==> flow/design.v <==
module alu #(
   parameter N_BITS = 32,
   parameter N_OPCODE = 6
)
(  input [N_BITS-1:0]   i_datoA,
   input [N_BITS-1:0]   i_datoB,
   input [N_OPCODE-1:0] i_opcode,
   output reg  [N_BITS-1:0] o_aluResult,
   output                   o_cero
);
   always @(*) begin
      case(i_opcode)
         6'b000000:  o_aluResult = i_datoA & i_datoB;
         6'b000001:   o_aluResult = i_datoA | i_datoB;
         6'b000010:  o_aluResult = i_datoA + i_datoB;
         6'b000011: o_aluResult = $unsigned(i_datoA) + $unsigned(i_datoB);
         6'b000100:  o_aluResult = ~(i_datoA | i_datoB);
         6'b000101:  begin
                o_aluResult = i_datoA ^ i_datoB; 
                end
         6'b000110:  o_aluResult = i_datoA << i_datoB;
         6'b000111:  o_aluResult = i_datoA >> i_datoB;
         6'b001000:  o_aluResult = i_datoA >>> i_datoB;
         6'b001001: o_aluResult = i_datoB << i_datoA;
         6'b001010: o_aluResult = i_datoB >> i_datoA;
         6'b001011: o_aluResult = i_datoB >>> i_datoA;
         6'b001100: o_aluResult = $unsigned(i_datoA) - $unsigned(i_datoB);
         6'b001101:  o_aluResult = i_datoA - i_datoB;
         6'b001110:  o_aluResult = i_datoA < i_datoB;
         6'b001111:  o_aluResult = i_datoB << 16;
         6'b010000:   o_aluResult = (i_datoA + i_datoB) & 32'h000000ff;
         6'b010001:   o_aluResult = (i_datoA + i_datoB) & 32'h0000ffff;
         6'b010010:  o_aluResult = ($unsigned(i_datoA) + $unsigned(i_datoB)) & 32'h000000ff;
         6'b010011:  o_aluResult = ($unsigned(i_datoA) + $unsigned(i_datoB)) & 32'h0000ffff;
         default: o_aluResult = {N_BITS{1'b0}}; 
      endcase
   end 
   assign o_cero = (o_aluResult == 0);
endmodule
`timescale 1ns / 1ps
module aluControl#(
      parameter N_OPCODE  = 6,
      parameter N_ALUOP = 2
)
(  input  [N_OPCODE-1:0]  i_funct,  
   input  [N_OPCODE-1:0]  i_op,     
   input  [N_ALUOP-1:0] i_aluOp,  
   output reg [N_OPCODE-1:0] o_opcodeAlu
);
   always@(*) begin
      case(i_aluOp)
      2'b00:  
      begin
         case(i_op)  
            6'b100000: o_opcodeAlu = 6'b010000;  
            6'b100001: o_opcodeAlu = 6'b010001;  
            6'b100011: o_opcodeAlu = 6'b010001;  
            6'b100100: o_opcodeAlu = 6'b010010;  
            6'b100101: o_opcodeAlu = 6'b010011;  
            6'b100111: o_opcodeAlu = 6'b000011;  
            6'b101000: o_opcodeAlu = 6'b0;  
            6'b101001: o_opcodeAlu = 6'b0;  
            6'b101011: o_opcodeAlu = 6'b0;  
            default: o_opcodeAlu = {N_OPCODE{1'b1}};   
         endcase
      end
      2'b01:  
      begin
         case(i_op)
            6'b000100,
            6'b000101: o_opcodeAlu = {N_OPCODE{1'b1}};  
            default: o_opcodeAlu = {N_OPCODE{1'b1}};
         endcase
      end
      2'b10:  
      begin
         case(i_funct)  
            6'b100100: o_opcodeAlu = 6'b000000;  
            6'b100101: o_opcodeAlu = 6'b000001;  
            6'b100001: o_opcodeAlu = 6'b000011;  
            6'b100111: o_opcodeAlu = 6'b000100;  
            6'b100110: o_opcodeAlu = 6'b000101;  
            6'b000000: o_opcodeAlu = 6'b000010;  
            6'b000011: o_opcodeAlu = 6'b001000;  
            6'b000100: o_opcodeAlu = 6'b001001;  
            6'b000110: o_opcodeAlu = 6'b001010;  
            6'b000111: o_opcodeAlu = 6'b001010;  
            6'b100011: o_opcodeAlu = 6'b001100;  
            6'b100010: o_opcodeAlu = 6'b001101;  
            6'b101010: o_opcodeAlu = 6'b001110;  
            6'b001000: o_opcodeAlu = {N_OPCODE{1'b1}};  
            6'b001001: o_opcodeAlu = {N_OPCODE{1'b1}};  
            default: o_opcodeAlu = {N_OPCODE{1'b1}};  
         endcase
      end
      2'b11:  
      begin
         case(i_op)  
            6'b001111: o_opcodeAlu = 6'b001111;  
            6'b001000: o_opcodeAlu = 6'b000010;  
            6'b001100: o_opcodeAlu = 6'b000000;  
            6'b001101: o_opcodeAlu = 6'b000001;  
            6'b001110: o_opcodeAlu = 6'b000101;  
            6'b001010: o_opcodeAlu = 6'b001110;  
            default: o_opcodeAlu = {N_OPCODE{1'b1}};  
         endcase
      end
      default: o_opcodeAlu = {N_OPCODE{1'b1}};  
      endcase
   end  
endmodule
`timescale 1ns / 1ps
module fowarding_unit #(
   parameter N_BITS_REG = 6
)
(   
   input  [N_BITS_REG-1:0] i_rt_id,
   input  [N_BITS_REG-1:0] i_rs_id,
   input  [N_BITS_REG-1:0] i_rd_EX_MEM,
   input  i_regWrite_EX_MEM,
   input  [N_BITS_REG-1:0] i_rd_MEM_WB, 
   input  i_regWrite_MEM_WB,
   output reg [1:0] o_forwardA,
   output reg [1:0] o_forwardB
);
   reg [2:0] temp1_EX;   
   reg [2:0] temp2_EX;   
   reg [3:0] temp1_MEM;  
   reg [3:0] temp2_MEM;  
   always @(*) begin 
      o_forwardA = 2'b00;
      o_forwardB = 2'b00;
      temp1_EX = {i_regWrite_EX_MEM, 
                     (i_rd_EX_MEM != 0), 
                     (i_rd_EX_MEM == i_rs_id)};
      temp2_EX = {i_regWrite_EX_MEM, 
                     (i_rd_EX_MEM != 0), 
                     (i_rd_EX_MEM == i_rt_id)};
      if(temp1_EX == 3'b111)
         o_forwardA = 2'b10;  
      if(temp2_EX == 3'b111)
         o_forwardB = 2'b10;  
      temp1_MEM = {i_regWrite_MEM_WB, 
                     (i_rd_MEM_WB != 0),
                  ~(i_regWrite_EX_MEM && (i_rd_EX_MEM != 0) && (i_rd_EX_MEM == i_rs_id)), 
                     (i_rd_MEM_WB == i_rs_id)};
      temp2_MEM = {i_regWrite_MEM_WB, 
                     (i_rd_MEM_WB != 0),
                  ~(i_regWrite_EX_MEM && (i_rd_EX_MEM != 0) && (i_rd_EX_MEM == i_rt_id)), 
                     (i_rd_MEM_WB == i_rt_id)};
      if(temp1_MEM == 4'b1111)
         o_forwardA = 2'b01;  
      if(temp2_MEM == 4'b1111)
         o_forwardB = 2'b01;  
   end 
endmodule
`timescale 1ns / 1ps
module IExecute #(
   parameter N_BITS = 32,
   parameter N_BITS_REG = 5,
   parameter N_OPCODE = 6
)
(  input i_clk, i_reset,
   input  i_exec_mode,
   input  i_step,
   input [1:0] i_aluOP,  
   input i_aluSrc,
   input [N_BITS-1:0] i_datoLeido1,  
   input [N_BITS-1:0] i_datoLeido2,
   input [N_BITS-1:0] i_datoExtSigno,
   input [N_BITS-1:0] i_instruccion,  
   input [N_BITS_REG-1:0] i_rt_id,  
   input [N_BITS_REG-1:0] i_rd_id,  
   input [N_BITS_REG-1:0] i_rt_OR_rd,  
   input [N_BITS_REG-1:0] i_rd_EX_MEM,  
   input [N_BITS_REG-1:0] i_rd_MEM_WB,  
   input [N_BITS_REG-1:0] i_rs_id,      
   input [N_BITS-1:0] i_wbData,
   input [N_BITS-1:0] i_memData,
   input i_memToReg,
   input i_regWrite_EX_MEM,
   input i_regWrite_MEM_WB,
   input [1:0] i_branch,
   input i_memWrite,
   input [1:0]i_memRead,
   input i_regWrite,
   input i_halt,
   output reg [N_BITS-1:0] o_instruccion,
   output reg  o_ceroSignal,
   output reg  [N_BITS-1:0] o_aluResult,
   output reg [N_BITS-1:0] o_datoLeido2,
   output reg [N_BITS_REG-1:0] o_rd_data,  
   output reg [N_BITS_REG-1:0] o_rt_OR_rd,
   output reg o_memToReg,
   output reg [1:0] o_branch,
   output reg o_memWrite,
   output reg o_memRead,
   output reg o_regWrite,
   output reg o_halt
);
   wire  [N_BITS-1:0] w_aluResult;
   wire  w_ceroSignal;
   wire [1:0] w_forwardA;
   wire [1:0] w_forwardB;
   reg [N_BITS-1:0] dato1ALU;  
   reg [N_BITS-1:0] dato2ALU;  
   reg [N_BITS-1:0] dato2_preALU;  
   wire [N_OPCODE-1:0] aluOpcode;  
   reg memToReg;
   reg regWrite_EX_MEM;
   reg regWrite_MEM_WB;
   reg branch;
   reg memWrite;
   reg memRead;
   always @(*)begin  
      case(w_forwardA)
         2'b00: dato1ALU = i_datoLeido1; 
         2'b01: dato1ALU = i_wbData;
         2'b10: dato1ALU = i_memData;
         default: dato1ALU = 32'h00000000;
      endcase
   end 
   always @(*)begin  
      case(w_forwardB)
         2'b00: dato2_preALU = i_datoLeido2; 
         2'b01: dato2_preALU = i_wbData;
         2'b10: dato2_preALU = i_memData;
         default: dato2_preALU = 32'h00000000;
      endcase
   end 
   always @(*)begin  
      case(i_aluSrc)
         1'b0: dato2ALU = dato2_preALU;
         1'b1: dato2ALU = i_datoExtSigno;
         default: dato2ALU = 32'h00000000;
      endcase
   end 
   always@(posedge i_clk) begin: EX_MEM
      if(i_reset) begin
         o_memToReg <= 1'b0;
         o_branch   <= 1'b0;
         o_memWrite <= 1'b0;
         o_memRead  <= 1'b0;
         o_aluResult <= 32'h00000000;
         o_ceroSignal <= 1'b0;
         o_datoLeido2 <= 32'h00000000;
         o_rd_data <= 6'b000000;
         o_rt_OR_rd <= 6'b000000;
         o_regWrite  <= 1'b0;
      end 
      else begin
         if((i_exec_mode == 1'b0 || (i_exec_mode && i_step)))
         begin
            o_instruccion <= i_instruccion;
            o_memToReg <= i_memToReg;
            o_branch   <= i_branch;
            o_memWrite <= i_memWrite;
            o_memRead  <= i_memRead;
            o_aluResult <= w_aluResult;
            o_ceroSignal <= w_ceroSignal;
            o_datoLeido2 <= dato2_preALU; 
            o_rd_data <= i_rd_id; 
            o_rt_OR_rd <= i_rt_OR_rd; 
            o_regWrite  <= i_regWrite;
            o_halt      <= i_halt;
         end
      end 
   end 
   aluControl
   u_aluBlock (
      .i_aluOp(i_aluOP),   
      .i_funct(i_instruccion[5:0]),  
      .i_op(i_instruccion[31:26]),  
      .o_opcodeAlu(aluOpcode)  
   );
   alu
   u_alu_1(
      .i_datoA(dato1ALU),
      .i_datoB(dato2ALU),
      .i_opcode(aluOpcode),
      .o_aluResult(w_aluResult),
      .o_cero(w_ceroSignal)
   );
   fowarding_unit
   u_corto (
      .i_rt_id(i_rt_id),
      .i_rs_id(i_rs_id),
      .i_rd_EX_MEM(i_rd_EX_MEM),
      .i_regWrite_EX_MEM(i_regWrite_EX_MEM),
      .i_rd_MEM_WB(i_rd_MEM_WB),
      .i_regWrite_MEM_WB(i_regWrite_MEM_WB),
      .o_forwardA(w_forwardA),
      .o_forwardB(w_forwardB)
   );
endmodule
### Step by step through the tools: IExecute

The steps from the RTL of IExecute to its reports follow in flow order.
Lines are those of the file above, counted from 1.
Cell names lack the library's common part.
A cell with - has no value.

| set-up | value |
|---|---|
| top module | IExecute |
| clock | i_clk |
| standard-cell library | sky130hd |
| timing corner | tt_025C_1v80 |

### Word-level counts

Source: Yosys, flattened and elaborated, memories not mapped. Widths are those after wreduce. Registers that Yosys merges into a memory's read port (data or address) are not register bits. Print and check cells do not count. Equal cells are merged and count once.
Memory sizes are those after Yosys's memory passes, which may raise the word count (mostly to a power of two), join words into wider ones and drop unused or constant bits.

| cells by class | value |
|---|---|
| add/subtract/negate cells | 2 |
| multiply operators | 0 |
| divide/modulo/power cells | 0 |
| magnitude comparators | 1 |
| eq/ne operators | 49 |
| shift-type cells | 6 |
| muxes and demuxes | 11 |
| bitwise gates (word level) | 9 |
| reductions and logical operators | 19 |

Operator list:

| cell | count |
|---|---|
| case mux 32 bit (select 16 bit) | 1 |
| case mux 32 bit (select 3 bit) | 2 |
| equality test 6 x 4 -> 1 bit (second input constant) | 14 |
| case mux 6 bit (select 6 bit) | 2 |
| left shift 32 x 32 -> 32 bit | 2 |
| >> shifter 32 x 32 -> 32 bit | 2 |
| >>> shifter 32 x 32 -> 32 bit | 2 |
| case mux 32 bit (select 2 bit) | 1 |
| equality test 6 bit (second input constant) | 9 |
| adder 32 bit | 1 |
| subtractor 32 bit | 1 |
| < comparator 32 bit | 1 |
| bitwise AND 32 bit | 1 |
| OR 32 bit | 1 |
| XOR 32 bit | 1 |
| NOT 32 bit | 1 |
| zero test 32 bit | 1 |
| equality test 6 x 3 -> 1 bit (second input constant) | 4 |
| equality test 6 x 5 -> 1 bit (second input constant) | 4 |
| case mux 6 bit (select 4 bit) | 1 |
| equality test 5 bit | 4 |
| equality test 6 x 2 -> 1 bit (second input constant) | 2 |
| nonzero test 6 bit | 2 |
| OR reduction 2 bit | 5 |
| equality test 2 bit (second input constant) | 4 |
| equality test 4 bit (second input constant) | 2 |
| 2-to-1 mux 2 bit | 4 |
| equality test 2 x 1 -> 1 bit (second input constant) | 3 |

Other operator kinds: 9; their cells: 19.

| storage and ports | value |
|---|---|
| register bits | 114 |
| bits in latches | 0 |
| RAM bits | 0 |
| memory bits (read-only) | 384 |
| clocked read ports x word width | 0 |
| memory cells | 1 |
| input port bits | 239 |
| output and inout bits | 114 |

Memories:

| memory | depth | width | rd ports | wr ports | line | text |
|---|---|---|---|---|---|---|
| (no name shown) | 64 | 6 | 1 | 0 | 77 | `case(i_funct)` |

### Depth

Longest topological path by Yosys (ltp), each cell counted once; first at word level (registers and memories cut), then after technology mapping (sequential cells cut; the memories' decode and read muxes count).

| depth | value |
|---|---|
| depth in word-level cells | 13 |
| ABC_AREA | 0 |
| gate-level depth with buffers | 30 |

### Synthesis result

Yosys stat after the flow's synthesis: flattened, memories mapped to cells. It holds for the ABC_AREA given above (unset counts as 0); a run with the other value may have another netlist.

| synthesis totals | value |
|---|---|
| cell count | 2,953 |
| synthesis area | 19,846.5 µm² |
| flip-flop cells | 114 |
| buffers | 251 |

Cells by type:

| cell type | count | total area (µm²) |
|---|---|---|
| dfxtp_1 | 81 | 1.62E+03 |
| ha_1 | 101 | 1.26E+03 |
| a21oi_1 | 240 | 1.2E+03 |
| nor2_1 | 293 | 1.1E+03 |
| nor3_1 | 210 | 1.05E+03 |
| o21ai_0 | 209 | 1.05E+03 |
| edfxtp_1 | 33 | 990.95 |
| a211oi_1 | 128 | 960.922 |
| nand3_1 | 186 | 930.893 |
| nand2_1 | 217 | 814.531 |
| a311oi_1 | 66 | 578.054 |
| clkbuf_1 | 152 | 570.547 |
| mux2i_1 | 56 | 560.538 |
| o211ai_1 | 68 | 510.49 |
| inv_1 | 97 | 364.099 |
| a221oi_1 | 41 | 359.094 |
| buf_2 | 69 | 345.331 |
| o22ai_1 | 53 | 331.568 |

Other cell types: 85; their cells: 653.
By module: a second synthesis without flattening, with its own total; a netlist apart from the flattened one above.

| second synthesis, totals | value |
|---|---|
| cells (unflattened synthesis) | 2,817 |
| area total of the unflattened synthesis | 20,363.3 µm² |

Each row is one instance without its submodules.

By module:

| module | times used | cells | area (µm²) |
|---|---|---|---|
| alu | 1 | 2,068 | 13,817.0 |
| IExecute | 1 | 642 | 5,749.3 |
| aluControl | 1 | 70 | 466.7 |
| fowarding_unit | 1 | 37 | 330.3 |

### Timing after synthesis

OpenSTA on the mapped netlist: ideal clock, no wires. The path of least setup slack (recovery checks aside). Input and output delay are each 20% of the period. Register names are those of the netlist, which keeps one name where synthesis merged equal registers.

| timing after synthesis | value |
|---|---|
| path type | input -> register |
| start | in i_rs_id[4] |
| end | reg o_ceroSignal |
| period | 12.0 ns |
| external input delay | 2.400 ns |
| setup time | 0.092 ns |
| time at the first pin | 2.400 ns |
| arrival | 8.756 ns |
| data required time | 11.908 ns |
| setup slack | 3.151 ns |
| delay of the path | 6.448 ns |
| stages | 27 |
| period reached after synthesis | 8.849 ns |

"delay of the path" is the arrival time less input delay plus setup time.
"stages" counts driving pins, that of a launching flip-flop among them; a cell with two outputs on the path counts twice.
"period reached after synthesis" = period - worst setup slack (recovery checks aside). The figure is calculated, with input and output delays left at 20% of the set period.
Between the ends stands the longest chain of elaborated cells between them, by number of cells; it is not shown to be the way that was timed. Of several equally long chains one is given.
A line is the first line of the expression or statement that the cell stems from. Yosys adds cells for indexed reads and writes and turns some case tables into memories.

| between the ends, after synthesis | value |
|---|---|
| cell sequence | xor2_1 or4b_1 clkbuf_1 nor2_2 mux2i_1 o21ai_1 clkbuf_1 clkbuf_1 buf_1 clkbuf_1 ha_1 clkbuf_1 nor2b_1 o21ai_0 a21boi_0 o21a_1 a41oi_1 o311a_1 o41ai_1 a221oi_1 o31ai_1 a21oi_1 a2111oi_0 nand4_1 nor4_1 nand4_1 o32ai_1 |
| length of the longest elaborated chain | 11 |

Ends and longest elaborated chain, after synthesis:

| item | line | text |
|---|---|---|
| start, declared | 177 | `input [N_BITS_REG-1:0] i_rs_id,` |
| equality test 5 bit | 145 | `~(i_regWrite_EX_MEM && (i_rd_EX_MEM != 0) && (i_rd_EX_MEM == i_rs_id)),` |
| logical AND 1 bit | 145 |  |
| NOT 1 bit | 145 |  |
| equality test 4 bit | 151 | `if(temp1_MEM == 4'b1111)` |
| 2-to-1 mux 2 bit | 151 |  |
| equality test 2 bit | 216 | `case(w_forwardA)` |
| case mux 32 bit (select 3 bit) | 216 |  |
| OR 32 bit | 17 | `6'b000100:  o_aluResult = ~(i_datoA \| i_datoB);` |
| NOT 32 bit | 17 |  |
| case mux 32 bit (select 16 bit) | 12 | `case(i_opcode)` |
| zero test 32 bit | 38 | `assign o_cero = (o_aluResult == 0);` |
| end, assigned | 245 | `o_ceroSignal <= 1'b0;` |
| end, assigned | 260 | `o_ceroSignal <= w_ceroSignal;` |
| end, declared | 189 | `output reg  o_ceroSignal,` |

### Worst path after layout

Path of least setup slack in the final report of run A (OpenROAD, finished layout, wires in). Where an end is a register, its clock arrival counts in the times.

| timing post-layout | value |
|---|---|
| path type | input -> register |
| start | in i_rt_id[2] |
| end | reg o_ceroSignal |
| period | 8.01 ns |
| external input delay | 1.60 ns |
| setup time | 0.09 ns |
| time at the first pin | 1.60 ns |
| arrival | 8.26 ns |
| data required time | 8.44 ns |
| setup slack | 0.17 ns |
| stages | 33 |

Between the ends stands the longest chain of elaborated cells between them, by number of cells; it is not shown to be the way that was timed. Of several equally long chains one is given.

| between the ends, post-layout | value |
|---|---|
| cell sequence | clkdlybuf4s50_1 xnor2_1 nand4_1 or2_4 buf_12 buf_4 a311oi_2 a21oi_1 buf_4 inv_1 ha_4 inv_1 a221oi_4 o211ai_1 buf_4 nor2b_4 buf_4 and2_1 o22ai_1 buf_4 o211ai_1 a211oi_2 buf_4 o211ai_1 a311oi_2 buf_4 nand3_1 nor4_2 nand3_1 nor4_2 buf_4 nand4_1 o32ai_2 |
| length of the longest elaborated chain | 12 |

Ends and longest elaborated chain, post-layout:

| item | line | text |
|---|---|---|
| start, declared | 172 | `input [N_BITS_REG-1:0] i_rt_id,` |
| equality test 5 bit | 149 | `~(i_regWrite_EX_MEM && (i_rd_EX_MEM != 0) && (i_rd_EX_MEM == i_rt_id)),` |
| logical AND 1 bit | 149 |  |
| NOT 1 bit | 149 |  |
| equality test 4 bit | 153 | `if(temp2_MEM == 4'b1111)` |
| 2-to-1 mux 2 bit | 153 |  |
| equality test 2 bit | 224 | `case(w_forwardB)` |
| case mux 32 bit (select 3 bit) | 224 |  |
| case mux 32 bit (select 2 bit) | 232 | `case(i_aluSrc)` |
| OR 32 bit | 17 | `6'b000100:  o_aluResult = ~(i_datoA \| i_datoB);` |
| NOT 32 bit | 17 |  |
| case mux 32 bit (select 16 bit) | 12 | `case(i_opcode)` |
| zero test 32 bit | 38 | `assign o_cero = (o_aluResult == 0);` |
| end, assigned | 245 | `o_ceroSignal <= 1'b0;` |
| end, assigned | 260 | `o_ceroSignal <= w_ceroSignal;` |
| end, declared | 189 | `output reg  o_ceroSignal,` |

Wiki page: IExecute / flow data

Record of 3 stored runs of the RTL-to-layout flow on IExecute, platform sky130hd. The runs are unordered. Constraints: input delay and output delay 20% of the set period each, output load 0.01 pF.
"period reached" = clock period - worst setup slack. The figure is calculated, with input and output delays left at 20% of the set period.
"allowed time less slack (worst setup path)" = time allowed to the worst setup path (clock period - input delay - output delay, where it has them) - its slack; a late launch clock adds to it, a late capture clock takes from it.
"power consumption": no workload was simulated; the value follows from the tool's default switching activity.

#### Run A

| setting | value |
|---|---|
| ABC_AREA | `0` |
| CAP_MARGIN | `5` |
| CELL_PAD_IN_SITES_DETAIL_PLACEMENT | `1` |
| CELL_PAD_IN_SITES_GLOBAL_PLACEMENT | `1` |
| CORE_ASPECT_RATIO | `0.85` |
| CORE_UTILIZATION | `17` |
| CTS_CLUSTER_SIZE | `47` |
| GPL_ROUTABILITY_DRIVEN | `0` |
| HOLD_SLACK_MARGIN | `-0.08` |
| MAX_ROUTING_LAYER | `met5` |
| MIN_ROUTING_LAYER | `met1` |
| PLACE_DENSITY | `0.48` |
| SLEW_MARGIN | `25` |
| TNS_END_PERCENT | `15` |
| period_ns | `8.01` |
| CORE_MARGIN | `2` |

| result | value |
|---|---|
| netlist area reported by Yosys | 19,846.5 µm² |
| area of the die | 119,501.0 µm² |
| area of the standard cells in the finished layout | 31,614.1 µm² |
| utilization | 27.3 % |
| worst slack on setup checks | 0.174 ns |
| total negative slack | 0.000 ns |
| worst hold slack after layout | 0.451 ns |
| power consumption | 4.082 mW |
| period reached | 7.836 ns |
| allowed time less slack (worst setup path) | 6.23 ns |
| critical path kind | input -> register |

#### Run B

| setting | value |
|---|---|
| CAP_MARGIN | `5` |
| CELL_PAD_IN_SITES_GLOBAL_PLACEMENT | `3` |
| CORE_UTILIZATION | `41` |
| CTS_CLUSTER_DIAMETER | `160` |
| CTS_CLUSTER_SIZE | `45` |
| PLACE_DENSITY_LB_ADDON | `0.11` |
| SLEW_MARGIN | `40` |
| TNS_END_PERCENT | `15` |
| period_ns | `12.5` |
| CORE_MARGIN | `2` |

Not finished: placement ended with error FLW-0024.

#### Run C

| setting | value |
|---|---|
| CELL_PAD_IN_SITES_DETAIL_PLACEMENT | `1` |
| CORE_ASPECT_RATIO | `0.85` |
| CORE_UTILIZATION | `17` |
| CTS_CLUSTER_SIZE | `80` |
| MAX_ROUTING_LAYER | `met4` |
| MIN_ROUTING_LAYER | `met1` |
| PLACE_DENSITY | `0.48` |
| SLEW_MARGIN | `25` |
| TNS_END_PERCENT | `35` |
| period_ns | `8.01` |
| CAP_MARGIN | `20` |
| CORE_MARGIN | `2` |

| result | value |
|---|---|
| netlist area reported by Yosys | 19,846.5 µm² |
| area of the die | 119,501.0 µm² |
| area of the standard cells in the finished layout | 31,996.9 µm² |
| utilization | 27.6 % |
| worst slack on setup checks | 0.164 ns |
| total negative slack | 0.000 ns |
| worst hold slack after layout | 0.450 ns |
| power consumption | 4.216 mW |
| period reached | 7.846 ns |
| allowed time less slack (worst setup path) | 6.24 ns |
| critical path kind | input -> register |
